==> flow/design.v <==
module alu #(
	parameter INST_W = 4,
	parameter INT_W  = 6,
	parameter FRAC_W = 10,
	parameter DATA_W = INT_W + FRAC_W
)(
	input                      i_clk,
	input                      i_rst_n,
	input                      i_in_valid,
	output                     o_busy,
	input         [INST_W-1:0] i_inst,
	input  signed [DATA_W-1:0] i_data_a,
	input  signed [DATA_W-1:0] i_data_b,
	output                     o_out_valid,
	output        [DATA_W-1:0] o_data
);
	localparam SIGN_ADD = 4'b0000;
	localparam SIGN_SUB = 4'b0001;
	localparam SIGN_MUL = 4'b0010;
	localparam SOFTPLUS = 4'b0100;
	localparam XOR      = 4'b0101;
	localparam ARS      = 4'b0110;  
	localparam LEFT_ROT = 4'b0111;
	localparam CNT_L0   = 4'b1000;  
	localparam REV_M4   = 4'b1001;  
	localparam INIT     = 4'b1010;  
	localparam SIGN_ACC_1 = 4'b0011;
	localparam SIGN_ACC_2 = 4'b1011;
	localparam VECT_W    = 20;
	localparam VECT_SIZE = 16;
	reg [INST_W - 1: 0] current_state;
	reg [INST_W - 1: 0] next_state;
	reg                        o_busy_r;
	reg                        o_out_valid_r;
	reg        [DATA_W - 1: 0] o_data_r;
	wire                       o_busy_w;
	reg                        o_out_valid_w;
	reg        [DATA_W - 1: 0] o_data_w;
	reg signed [VECT_W - 1: 0] data_acc_old [VECT_SIZE - 1: 0];
	reg signed [VECT_W - 1: 0] data_acc_new [VECT_SIZE - 1: 0];
	reg signed [VECT_W - 1: 0] data_acc_out;
	reg signed [DATA_W - 1: 0] i_data_a_r;
	reg signed [DATA_W - 1: 0] i_data_b_r;
	reg need_saturate;
	integer i;
	assign o_busy       = o_busy_r;
	assign o_out_valid  = o_out_valid_r;
	assign o_data       = o_data_r;
	assign o_busy_w     = i_in_valid || current_state != INIT;
	always @ (*)
	begin
		data_acc_out  = 0;
		need_saturate = 0;
		begin
			case (current_state)
				SIGN_ADD:
				begin
					o_out_valid_w = 1;
					o_data_w      = add(i_data_a_r, i_data_b_r);
				end
				SIGN_SUB:
				begin
					o_out_valid_w = 1;
					o_data_w      = sub(i_data_a_r, i_data_b_r);
				end
				SIGN_MUL:
				begin
					o_out_valid_w = 1;
					o_data_w      = mul(i_data_a_r, i_data_b_r);
				end
				SIGN_ACC_1:
				begin
					o_out_valid_w = 0;
					o_data_w      = 0;
				end
				SIGN_ACC_2:
				begin
					data_acc_out = data_acc_new[i_data_a_r[$clog2(VECT_SIZE) - 1: 0]];
					if (data_acc_out[VECT_W - 1])
					begin
						need_saturate = (data_acc_out[(VECT_W - 1) - 1-: (VECT_W - DATA_W)] != {{(VECT_W - DATA_W){1'b1}}});
					end
					else
					begin
						need_saturate = (data_acc_out[(VECT_W - 1) - 1-: (VECT_W - DATA_W)] != {{(VECT_W - DATA_W){1'b0}}});
					end
					o_out_valid_w = 1;
					o_data_w      = (need_saturate) ?
										sat(data_acc_out[VECT_W - 1]) :
										data_acc_out[DATA_W - 1: 0];
				end
				SOFTPLUS:
				begin
					o_out_valid_w = 1;
					o_data_w      = softplus(i_data_a_r);
				end
				XOR:
				begin
					o_out_valid_w = 1;
					o_data_w      = exor(i_data_a_r, i_data_b_r);
				end
				ARS:
				begin
					o_out_valid_w = 1;
					o_data_w      = ars(i_data_a_r, i_data_b_r);
				end
				LEFT_ROT:
				begin
					o_out_valid_w = 1;
					o_data_w      = left_rot(i_data_a_r, i_data_b_r);
				end
				CNT_L0:
				begin
					o_out_valid_w = 1;
					o_data_w      = cnt_l0(i_data_a_r);
				end
				REV_M4:
				begin
					o_out_valid_w = 1;
					o_data_w      = rev_m4(i_data_a_r, i_data_b_r);
				end
				default:
				begin
					o_out_valid_w = 0;
					o_data_w      = 0;
				end
			endcase
		end
	end
	always @ (posedge i_clk or negedge i_rst_n)
	begin
		if (!i_rst_n)
		begin
			i_data_a_r <= 0;
			i_data_b_r <= 0;
		end
		else
		begin
			if (i_in_valid)
			begin
				i_data_a_r <= i_data_a;
				i_data_b_r <= i_data_b;
			end
			else
			begin
				i_data_a_r <= i_data_a_r;
				i_data_b_r <= i_data_b_r;
			end
		end
	end
	always @ (posedge i_clk or negedge i_rst_n)
	begin
		if (!i_rst_n)
		begin
			o_busy_r <= 1;
		end
		else
		begin
			o_busy_r <= o_busy_w;
		end
	end
	always @ (posedge i_clk or negedge i_rst_n)
	begin
		if (!i_rst_n)
		begin
			o_out_valid_r <= 0;
		end
		else
		begin
			o_out_valid_r <= o_out_valid_w;
		end
	end
	always @ (posedge i_clk or negedge i_rst_n)
	begin
		if (!i_rst_n)
		begin
			for (i = 0; i < VECT_SIZE; i = i + 1)
			begin
				data_acc_new[i] <= 0;
			end
		end
		else
		begin
			for (i = 0; i < VECT_SIZE; i = i + 1)
			begin
				if (current_state == SIGN_ACC_1 && i == i_data_a_r)
				begin
					data_acc_new[i] <= data_acc_old[i] + i_data_b_r;
				end
				else
				begin
					data_acc_new[i] <= data_acc_new[i];
				end
			end
		end
	end
	always @ (posedge i_clk or negedge i_rst_n)
	begin
		if (!i_rst_n)
		begin
			for (i = 0; i < VECT_SIZE; i = i + 1)
			begin
				data_acc_old[i] <= 0;
			end
		end
		else if (current_state == SIGN_ACC_2)
		begin
			for (i = 0; i < VECT_SIZE; i = i + 1)
			begin
				data_acc_old[i] <= data_acc_new[i];
			end
		end
	end
	always @ (posedge i_clk or negedge i_rst_n)
	begin
		if (!i_rst_n)
		begin
			current_state <= INIT;
		end
		else
		begin
			current_state <= next_state;
		end
	end
	always @ (*)
	begin
		case (current_state)
			INIT:
			begin
				if (i_in_valid)
				begin
					case (i_inst)
						SIGN_ADD:   next_state = SIGN_ADD;    
						SIGN_SUB:   next_state = SIGN_SUB;    
						SIGN_MUL:   next_state = SIGN_MUL;    
						SIGN_ACC_1: next_state = SIGN_ACC_1;  
						SOFTPLUS:   next_state = SOFTPLUS;    
						XOR:        next_state = XOR;         
						ARS:        next_state = ARS;         
						LEFT_ROT:   next_state = LEFT_ROT;    
						CNT_L0:     next_state = CNT_L0;      
						REV_M4:     next_state = REV_M4;      
						default:    next_state = INIT;        
					endcase
				end
				else
				begin
					next_state = INIT;
				end
			end
			SIGN_ACC_1:
			begin
				next_state = SIGN_ACC_2;
			end
			default:  next_state = INIT;
		endcase
	end
	always @ (posedge i_clk or negedge i_rst_n)
	begin
		if (!i_rst_n)
		begin
			o_data_r <= 0;
		end
		else
		begin
			o_data_r <= o_data_w;
		end
	end
	function automatic signed [DATA_W - 1: 0] add;
		input signed [DATA_W - 1: 0] a;
		input signed [DATA_W - 1: 0] b;
		reg signed [DATA_W - 1: 0] sum;
		reg                        is_overflow;
		begin
			sum = a + b;
			is_overflow = (a[DATA_W - 1] & b[DATA_W - 1] & ~sum[DATA_W - 1]) || (~a[DATA_W - 1] & ~b[DATA_W - 1] & sum[DATA_W - 1]);
			add = (is_overflow) ? sat(!sum[DATA_W - 1]) : sum;
		end
	endfunction
	function automatic signed [DATA_W - 1: 0] sub;
		input signed [DATA_W - 1: 0] a;
		input signed [DATA_W - 1: 0] b;
		reg signed [DATA_W - 1: 0] diff;
		reg                        is_overflow;
		begin
			diff = a - b;
			is_overflow = (a[DATA_W - 1] & ~b[DATA_W - 1] & ~diff[DATA_W - 1]) || (~a[DATA_W - 1] & b[DATA_W - 1] & diff[DATA_W - 1]);
			sub = (is_overflow) ? sat(!diff[DATA_W - 1]) : diff;
		end
	endfunction
	function automatic signed [DATA_W - 1: 0] mul;
		input signed [DATA_W - 1: 0] a;
		input signed [DATA_W - 1: 0] b;
		reg [2 * DATA_W: 0] prod;
		reg                 is_overflow;
		reg                 is_signed;
		begin
			prod = a * b;
			prod = rnd(prod, 9);
			is_signed = prod[2 * DATA_W];
			if (is_signed)
			begin
				is_overflow = (prod[(2 * DATA_W) - 1-: INT_W + 1] != {{(INT_W + 1){1'b1}}});
			end
			else
			begin
				is_overflow = (prod[(2 * DATA_W) - 1-: INT_W + 1] != {{(INT_W + 1){1'b0}}});
			end
			mul = prod[((2 * DATA_W) - INT_W - 1)-: DATA_W];
			mul = (is_overflow) ? sat(is_signed) : mul;
		end
	endfunction
	function automatic signed [DATA_W - 1: 0] softplus;
		input signed [DATA_W - 1: 0] a;
		reg signed [2 * DATA_W: 0] frac;
		reg signed  [INT_W - 1: 0] a_int;
		begin
			a_int = a[(DATA_W - 1)-: INT_W];
			if (a_int >= 'sd2)  
			begin
				softplus = a;
			end
			else if (a_int < 'sd2 && a_int >= 'sd0)  
			begin
				frac = a << 1;
				frac = frac + 12'b1000_0000_0000;
				frac = frac[DATA_W - 1: 0] * 16'hAAAB;
				frac = rnd(frac, 16);
				frac = frac >> 17;
				softplus = frac[DATA_W - 1: 0];
			end
			else if (a_int < 'sd0 && a_int >= -'sd1)  
			begin
				frac = a + 12'b1000_0000_0000;
				frac = frac[DATA_W - 1: 0] * 16'hAAAB;
				frac = rnd(frac, 16);
				frac = frac >> 17;
				softplus = frac[DATA_W - 1: 0];
			end
			else if (a_int < -'sd1 && a_int >= -'sd2)  
			begin
				frac = a << 1;
				frac = frac[DATA_W - 1: 0] + 14'b01_0100_0000_0000;
				frac = frac[DATA_W - 1: 0] * 16'hE38F;
				frac = rnd(frac, 18);
				frac = frac >> 19;
				softplus = frac[DATA_W - 1: 0];
			end
			else if (a_int < -'sd2 && a_int >= -'sd3)  
			begin
				frac = a + 12'b1100_0000_0000;
				frac = frac[DATA_W - 1: 0] * 16'hE38F;
				frac = rnd(frac, 18);
				frac = frac >> 19;
				softplus = frac[DATA_W - 1: 0];
			end
			else  
			begin
				softplus = 0;
			end
		end
	endfunction
	function automatic signed [DATA_W - 1: 0] exor;
		input signed [DATA_W - 1: 0] a;
		input signed [DATA_W - 1: 0] b;
		begin
			exor = a ^ b;
		end
	endfunction
	function automatic signed [DATA_W - 1: 0] ars;
		input signed [DATA_W - 1: 0] a;
		input signed [DATA_W - 1: 0] b;
		begin
			ars = a >>> b;
		end
	endfunction
	function automatic [DATA_W - 1: 0] left_rot;
		input [DATA_W - 1: 0] a;
		input [DATA_W - 1: 0] b;
		begin
			left_rot = (a << b) | (a >> (DATA_W - b));
		end
	endfunction
	function automatic [DATA_W - 1: 0] cnt_l0;
		input [DATA_W - 1: 0] a;
		reg [$clog2(DATA_W): 0] leading_one;
		integer i;
		begin
			if (a == 0)
			begin
				cnt_l0 = DATA_W;
			end
			else
			begin
				leading_one = 0;
				for (i = DATA_W - 1; i > 0; i = i - 1)
				begin
					if (a[i] && i > leading_one)
					begin
						leading_one = i;
					end
				end
				cnt_l0 = DATA_W - 1 - leading_one;
			end
		end
	endfunction
	function automatic [DATA_W - 1: 0] rev_m4;
		input [DATA_W - 1: 0] a;
		input [DATA_W - 1: 0] b;
		integer i;
		begin
			for (i = 0; i < 13; i = i + 1)
			begin
				rev_m4[i] = (a[i+: 4] == b[(DATA_W - 1 - i)-: 4]);
			end
			rev_m4[DATA_W - 1-: 3] = 0;
		end
	endfunction
	function automatic signed [DATA_W - 1: 0] sat;
		input is_signed;
		begin
			sat = (is_signed) ? 16'b1000_0000_0000_0000 : 16'b0111_1111_1111_1111;
		end
	endfunction
	function automatic signed [2 * DATA_W: 0] rnd;
		input signed [2 * DATA_W: 0] a;
		input    [$clog2(DATA_W): 0] rounding_bit;
		begin
			rnd = (a[rounding_bit]) ? a + (1'b1 << rounding_bit) : a;
		end
	endfunction
endmodule
Lab notebook: alu

## Step by step through the tools: alu

Each step is given for the RTL above and for the edited RTL.
"unedited" refers to lines of the RTL above, "edited" to lines of the edited file.
"change" is "edited" less "unedited", of the values as shown.
Operators: Yosys type, input widths -> output width; for muxes data width and select width s.
Library cell names are shortened.
The mark - stands for no value.

- Top module: alu
- Clock port: i_clk
- Standard-cell library: sky130hd
- Corner: tt_025C_1v80

## Edit of the RTL

Unified diff, file above to edited file.
A script made this edit. It changes what the design does and was not meant as an optimisation.

```diff
@@ -30,5 +30,5 @@
 	localparam VECT_SIZE = 16;
 	reg [INST_W - 1: 0] current_state;
-	reg [INST_W - 1: 0] next_state;
+	reg [INST_W/2-1: 0] next_state;
 	reg                        o_busy_r;
 	reg                        o_out_valid_r;
```

## Word-level counts

Counts by Yosys on the flattened word-level netlist (proc, flatten, opt, wreduce). Print and check cells are left out.
Memory sizes are those after Yosys's memory passes, which may raise the word count (mostly to a power of two), join words into wider ones and drop unused or constant bits.

Operators by class:

| what | unedited | edited | change |
|---|---|---|---|
| add/sub/neg operators | 29 | 20 | -9 |
| multiply operators | 5 | 1 | -4 |
| order comparisons | 23 | 14 | -9 |
| equality and inequality tests | 57 | 53 | -4 |
| shifts and indexed selects | 3 | 0 | -3 |
| mux-type cells | 74 | 65 | -9 |
| bitwise gates (word level) | 14 | 12 | -2 |
| reduce/logical cells | 44 | 40 | -4 |

Operators by type and width:

| kind | unedited | edited | change |
|---|---|---|---|
| $logic_and 1x1->1 | 34 | 30 | -4 |
| $eq 4x4->1 const B | 12 | 8 | -4 |
| $eq 4x3->1 const B | 8 | 4 | -4 |
| $mux 33 | 5 | 1 | -4 |
| $mul 16x16->32 const B | 4 | 0 | -4 |
| $eq 3x3->1 const B | 0 | 4 | +4 |
| $mux 16 | 12 | 9 | -3 |
| $add 16x12->16 const B | 3 | 0 | -3 |
| $eq 4x2->1 const B | 4 | 2 | -2 |
| $add 32x17->33 const B | 2 | 0 | -2 |
| $add 32x19->33 const B | 2 | 0 | -2 |
| $ge 6x1->1 const B | 2 | 0 | -2 |
| $ge 6x3->1 const B | 2 | 0 | -2 |
| $lt 6x1->1 const B | 2 | 0 | -2 |
| $mux 14 | 2 | 0 | -2 |
| $eq 3x2->1 const B | 0 | 2 | +2 |
| $eq 4x1->1 const B | 2 | 1 | -1 |
| $mux 4 | 2 | 1 | -1 |
| $ne 4x4->1 const B | 2 | 1 | -1 |
| $add 16x13->16 const B | 1 | 0 | -1 |
| $ge 6x2->1 const B | 1 | 0 | -1 |
| $lt 6x2->1 const B | 1 | 0 | -1 |
| $lt 6x3->1 const B | 1 | 0 | -1 |
| $or 16x16->16 | 1 | 0 | -1 |
| $pmux 16 s10 | 1 | 0 | -1 |
| $pmux 4 s2 | 1 | 0 | -1 |
| $reduce_or 10->1 | 1 | 0 | -1 |
| $shl 16x16->16 | 1 | 0 | -1 |

The list need not be complete.

Word-level totals:

| what | unedited | edited | change |
|---|---|---|---|
| bits in registers | 694 | 693 | -1 |
| ROM bits | 64 | 32 | -32 |
| memory cells | 1 | 1 | 0 |
| output and inout port bits | 18 | 18 | 0 |
| word-level cells | 288 | 244 | -44 |

Memories:

| what | unedited | edited |
|---|---|---|
| words x width with read and write ports | 16 x 4 bit 1R0W | 16 x 2 bit 1R0W |

## Logic depth

Depth = most cells in a row (Yosys ltp): at word level without a register or memory, in the mapped netlist without a sequential cell, where the memories' decode and read muxes count.

Logic depth:

| what | unedited | edited | change |
|---|---|---|---|
| depth after elaboration | 76 | 76 | 0 |
| ABC_AREA | 0 | 0 | - |
| gate-level depth with buffers | 34 | 33 | -1 |
| depth with buffers taken out | 32 | 28 | -4 |

## Synthesis result

The flow's flattened synthesis, as Yosys stat reports it; memories are mapped. The netlist is that of the ABC_AREA named above (0 if unset); the other value can give another one.

Cells by type:

| type | unedited | edited | change |
|---|---|---|---|
| nand2_1 | 1673 | 590 | -1083 |
| inv_1 | 891 | 468 | -423 |
| ha_1 | 883 | 466 | -417 |
| mux2_2 | 38 | 380 | +342 |
| fa_1 | 537 | 281 | -256 |
| nor2_1 | 343 | 196 | -147 |
| o21ai_0 | 527 | 409 | -118 |
| a21oi_1 | 353 | 252 | -101 |
| clkbuf_1 | 274 | 179 | -95 |
| nand3_1 | 137 | 63 | -74 |
| a21o_1 | 119 | 45 | -74 |
| xnor2_1 | 238 | 176 | -62 |
| xor2_1 | 199 | 142 | -57 |
| a222oi_1 | 30 | 0 | -30 |
| a22oi_1 | 80 | 105 | +25 |
| o22ai_1 | 31 | 8 | -23 |
| nor3_1 | 106 | 84 | -22 |
| a21boi_0 | 41 | 61 | +20 |

The list need not be complete.

Synthesis totals:

| what | unedited | edited | change |
|---|---|---|---|
| cells in the netlist | 8137 | 5238 | -2899 |
| mapped area (µm²) | 70531.4 | 51575.7 | -18955.7 |
| mapped flip-flops | 694 | 693 | -1 |
| buffers | 304 | 194 | -110 |

## Worst setup path after synthesis

OpenSTA on the mapped netlist: ideal clock, no wires. The path of least setup slack (recovery checks aside). Input and output delay are each 20% of the period. Register names are those of the netlist, which keeps one name where synthesis merged equal registers.

Timing path post-synthesis:

| what | unedited | edited | change |
|---|---|---|---|
| path kind | register -> register | register -> register | - |
| start point | register i_data_b_r[1] | register i_data_b_r[15] | - |
| end point | register o_data_r[14] | register o_data_r[6] | - |
| period (ps) | 10000 | 10000 | 0 |
| library setup time (ps) | 129 | 138 | +9 |
| arrival (ps) | 8566 | 8454 | -112 |
| required time (ps) | 9871 | 9862 | -9 |
| setup slack (ps) | 1305 | 1408 | +103 |
| path delay (ps) | 8695 | 8592 | -103 |
| stages | 33 | 28 | -5 |
| path buffers | 4 | 3 | -1 |
| synthesis period reached (ps) | 8695 | 8592 | -103 |

"path delay" = arrival - input delay + setup time.
"stages" counts driving pins, that of a launching flip-flop among them; a cell with two outputs on the path counts twice.
"synthesis period reached" = period - worst setup slack (recovery checks aside). The figure is calculated, with input and output delays left at 20% of the set period.
The rows between start and end are the longest chain of elaborated cells between them; the timing report does not say that the signal goes this way. Where chains are equally long, one stands for them.
A line is the first line of the expression or statement that the cell stems from. Yosys adds cells for indexed reads and writes and turns some case tables into memories.
A register here has more assigning lines than the two given.

Between the ends, post-synthesis, unedited:
- Cells stage by stage: dfrtp_1 > buf_4 > inv_1 > buf_1 > buf_1 > nor2_1 > fa_1 > inv_1 > fa_1 > inv_1 > fa_1 > inv_1 > fa_1 > inv_1 > fa_1 > inv_1 > fa_1 > inv_1 > ha_1 > buf_4 > o21a_1 > nor2_1 > or4_4 > o221ai_4 > xor2_4 > nand3_4 > nor4_4 > nand4_1 > nor3_1 > o211ai_1 > a211o_1 > a211oi_1 > o21ai_1
- Length of the longest elaborated chain: 8
- Elaborated cells on any way between the ends: 29

RTL lines, path post-synthesis, unedited:

| what | line | text |
|---|---|---|
| from (decl) | 43 | `reg signed [DATA_W - 1: 0] i_data_b_r;` |
| from (assign) | 142 | `i_data_b_r <= i_data_b;` |
| from (assign) | 147 | `i_data_b_r <= i_data_b_r;` |
| $mul 16x16->32 | 298 | `prod = a * b;` |
| $add 32x11->33 | 429 | `rnd = (a[rounding_bit]) ? a + (1'b1 << rounding_bit) : a;` |
| $mux 33 | 429 |  |
| $reduce_bool 7->1 | 307 | `is_overflow = (prod[(2 * DATA_W) - 1-: INT_W + 1] != {{(INT_W + 1){1'b0}}});` |
| $mux 1 | 301 | `if (is_signed)` |
| $mux 1 | 55 | `case (current_state)` |
| $mux 16 | 310 | `mul = (is_overflow) ? sat(is_signed) : mul;` |
| $pmux 16 s10 | 55 |  |
| to (assign) | 262 | `o_data_r <= 0;` |
| to (assign) | 266 | `o_data_r <= o_data_w;` |
| to (decl) | 35 | `reg [DATA_W - 1: 0] o_data_r;` |

Between the ends, post-synthesis, edited:
- Cells stage by stage: dfrtp_1 > buf_1 > clkbuf_1 > nand2_1 > fa_1 > fa_1 > inv_1 > fa_1 > inv_1 > fa_1 > fa_1 > inv_1 > fa_1 > ha_1 > o21ai_0 > a22oi_1 > nand4_1 > o211ai_1 > a2111oi_0 > nor3_2 > o2111ai_1 > or2_2 > o41a_1 > a211oi_2 > nand4_2 > buf_6 > a21oi_2 > o21ai_1
- Length of the longest elaborated chain: 8
- Elaborated cells on any way between the ends: 29

RTL lines, path post-synthesis, edited:

| what | line | text |
|---|---|---|
| from (decl) | 43 | `reg signed [DATA_W - 1: 0] i_data_b_r;` |
| from (assign) | 142 | `i_data_b_r <= i_data_b;` |
| from (assign) | 147 | `i_data_b_r <= i_data_b_r;` |
| $mul 16x16->32 | 298 | `prod = a * b;` |
| $add 32x11->33 | 429 | `rnd = (a[rounding_bit]) ? a + (1'b1 << rounding_bit) : a;` |
| $mux 33 | 429 |  |
| $reduce_bool 7->1 | 307 | `is_overflow = (prod[(2 * DATA_W) - 1-: INT_W + 1] != {{(INT_W + 1){1'b0}}});` |
| $mux 1 | 301 | `if (is_signed)` |
| $mux 1 | 55 | `case (current_state)` |
| $mux 16 | 310 | `mul = (is_overflow) ? sat(is_signed) : mul;` |
| $pmux 16 s6 | 55 |  |
| to (assign) | 262 | `o_data_r <= 0;` |
| to (assign) | 266 | `o_data_r <= o_data_w;` |
| to (decl) | 35 | `reg [DATA_W - 1: 0] o_data_r;` |

## Timing after layout

Path of least setup slack in the final report of the runs of pair A (OpenROAD, finished layout, wires in). Where an end is a register, its clock arrival counts in the times.
The report prints the path's times to 10 ps; the period is as set.

Timing path post-layout:

| what | unedited | edited | change |
|---|---|---|---|
| path kind | register -> register | register -> register | - |
| start point | register i_data_a_r[11] | register i_data_b_r[4] | - |
| end point | register o_data_r[5] | register o_data_r[5] | - |
| period (ps) | 9320 | 9320 | 0 |
| library setup time (ps) | 100 | 170 | +70 |
| arrival (ps) | 9470 | 9090 | -380 |
| required time (ps) | 9930 | 9790 | -140 |
| setup slack (ps) | 460 | 710 | +250 |
| stages | 26 | 28 | +2 |
| path buffers | 1 | 1 | 0 |

The rows between start and end are the longest chain of elaborated cells between them; the timing report does not say that the signal goes this way. Where chains are equally long, one stands for them.
A register here has more assigning lines than the two given.

Between the ends, post-layout, unedited:
- Cells stage by stage: dfrtp_1 > buf_4 > ha_1 > inv_1 > fa_1 > inv_1 > fa_1 > fa_1 > fa_1 > inv_1 > fa_1 > inv_1 > fa_1 > ha_1 > a21oi_1 > nand3_1 > a31oi_2 > o21ai_1 > xor2_1 > nand4_4 > nor4_4 > nor4b_1 > o21ai_1 > a211oi_2 > o21bai_1 > o221ai_1

RTL lines, path post-layout, unedited:

| what | line | text |
|---|---|---|
| from (decl) | 42 | `reg signed [DATA_W - 1: 0] i_data_a_r;` |
| from (assign) | 141 | `i_data_a_r <= i_data_a;` |
| from (assign) | 146 | `i_data_a_r <= i_data_a_r;` |
| to (assign) | 262 | `o_data_r <= 0;` |
| to (assign) | 266 | `o_data_r <= o_data_w;` |
| to (decl) | 35 | `reg [DATA_W - 1: 0] o_data_r;` |

unedited: Chain of elaborated cells between the ends: none given.

Between the ends, post-layout, edited:
- Cells stage by stage: dfrtp_1 > buf_4 > nand2_1 > fa_1 > inv_1 > fa_1 > inv_1 > fa_1 > fa_1 > inv_1 > fa_1 > inv_1 > fa_1 > inv_1 > ha_1 > o21a_1 > o22ai_1 > nor2_1 > o21ai_1 > nand3_1 > a21boi_0 > o2111ai_1 > or2_2 > o41a_1 > a211oi_2 > nand4_2 > a22oi_1 > o21ai_1
- Length of the longest elaborated chain: 8
- Elaborated cells on any way between the ends: 24

RTL lines, path post-layout, edited:

| what | line | text |
|---|---|---|
| from (decl) | 43 | `reg signed [DATA_W - 1: 0] i_data_b_r;` |
| from (assign) | 142 | `i_data_b_r <= i_data_b;` |
| from (assign) | 147 | `i_data_b_r <= i_data_b_r;` |
| $mul 16x16->32 | 298 | `prod = a * b;` |
| $add 32x11->33 | 429 | `rnd = (a[rounding_bit]) ? a + (1'b1 << rounding_bit) : a;` |
| $mux 33 | 429 |  |
| $reduce_bool 7->1 | 307 | `is_overflow = (prod[(2 * DATA_W) - 1-: INT_W + 1] != {{(INT_W + 1){1'b0}}});` |
| $mux 1 | 301 | `if (is_signed)` |
| $mux 1 | 55 | `case (current_state)` |
| $mux 16 | 310 | `mul = (is_overflow) ? sat(is_signed) : mul;` |
| $pmux 16 s6 | 55 |  |
| to (assign) | 262 | `o_data_r <= 0;` |
| to (assign) | 266 | `o_data_r <= o_data_w;` |
| to (decl) | 35 | `reg [DATA_W - 1: 0] o_data_r;` |

## Measured runs

Runs of the flow (Yosys, OpenROAD) on both versions; the two runs of a pair have the same settings. The constraints put input and output delay at 20% of the set period each and load the outputs with 0.01 pF.

Settings, pair A:
- CORE_UTILIZATION: 45
- period_ns: 9.32
- CAP_MARGIN: 20
- CORE_MARGIN: 2
- SLEW_MARGIN: 20

Measured results, pair A:

| what | unedited | edited | change |
|---|---|---|---|
| synthesized cell area (µm²) | 70531.4 | 51575.7 | -18955.7 |
| area of the die (µm²) | 159920.0 | 117337.0 | -42583.0 |
| standard-cell area of the final layout (µm²) | 76804.9 | 56779.5 | -20025.4 |
| worst setup slack after layout (ps) | 459 | 708 | +249 |
| lowest hold slack (ps) | 463 | 502 | +39 |

Settings, pair B:
- CAP_MARGIN: 20
- CELL_PAD_IN_SITES_DETAIL_PLACEMENT: 1
- CORE_UTILIZATION: 48
- CTS_CLUSTER_SIZE: 41
- GPL_TIMING_DRIVEN: 0
- MAX_ROUTING_LAYER: met5
- TNS_END_PERCENT: 20
- period_ns: 10.1
- CORE_MARGIN: 2
- SLEW_MARGIN: 20

Measured results, pair B:

| what | unedited | edited | change |
|---|---|---|---|
| synthesized cell area (µm²) | 70531.4 | 51575.7 | -18955.7 |
| area of the die (µm²) | 150025.0 | 110088.0 | -39937.0 |
| standard-cell area of the final layout (µm²) | 77460.5 | 57156.1 | -20304.4 |
| worst setup slack after layout (ps) | 48 | 439 | +391 |
| lowest hold slack (ps) | 478 | 507 | +29 |
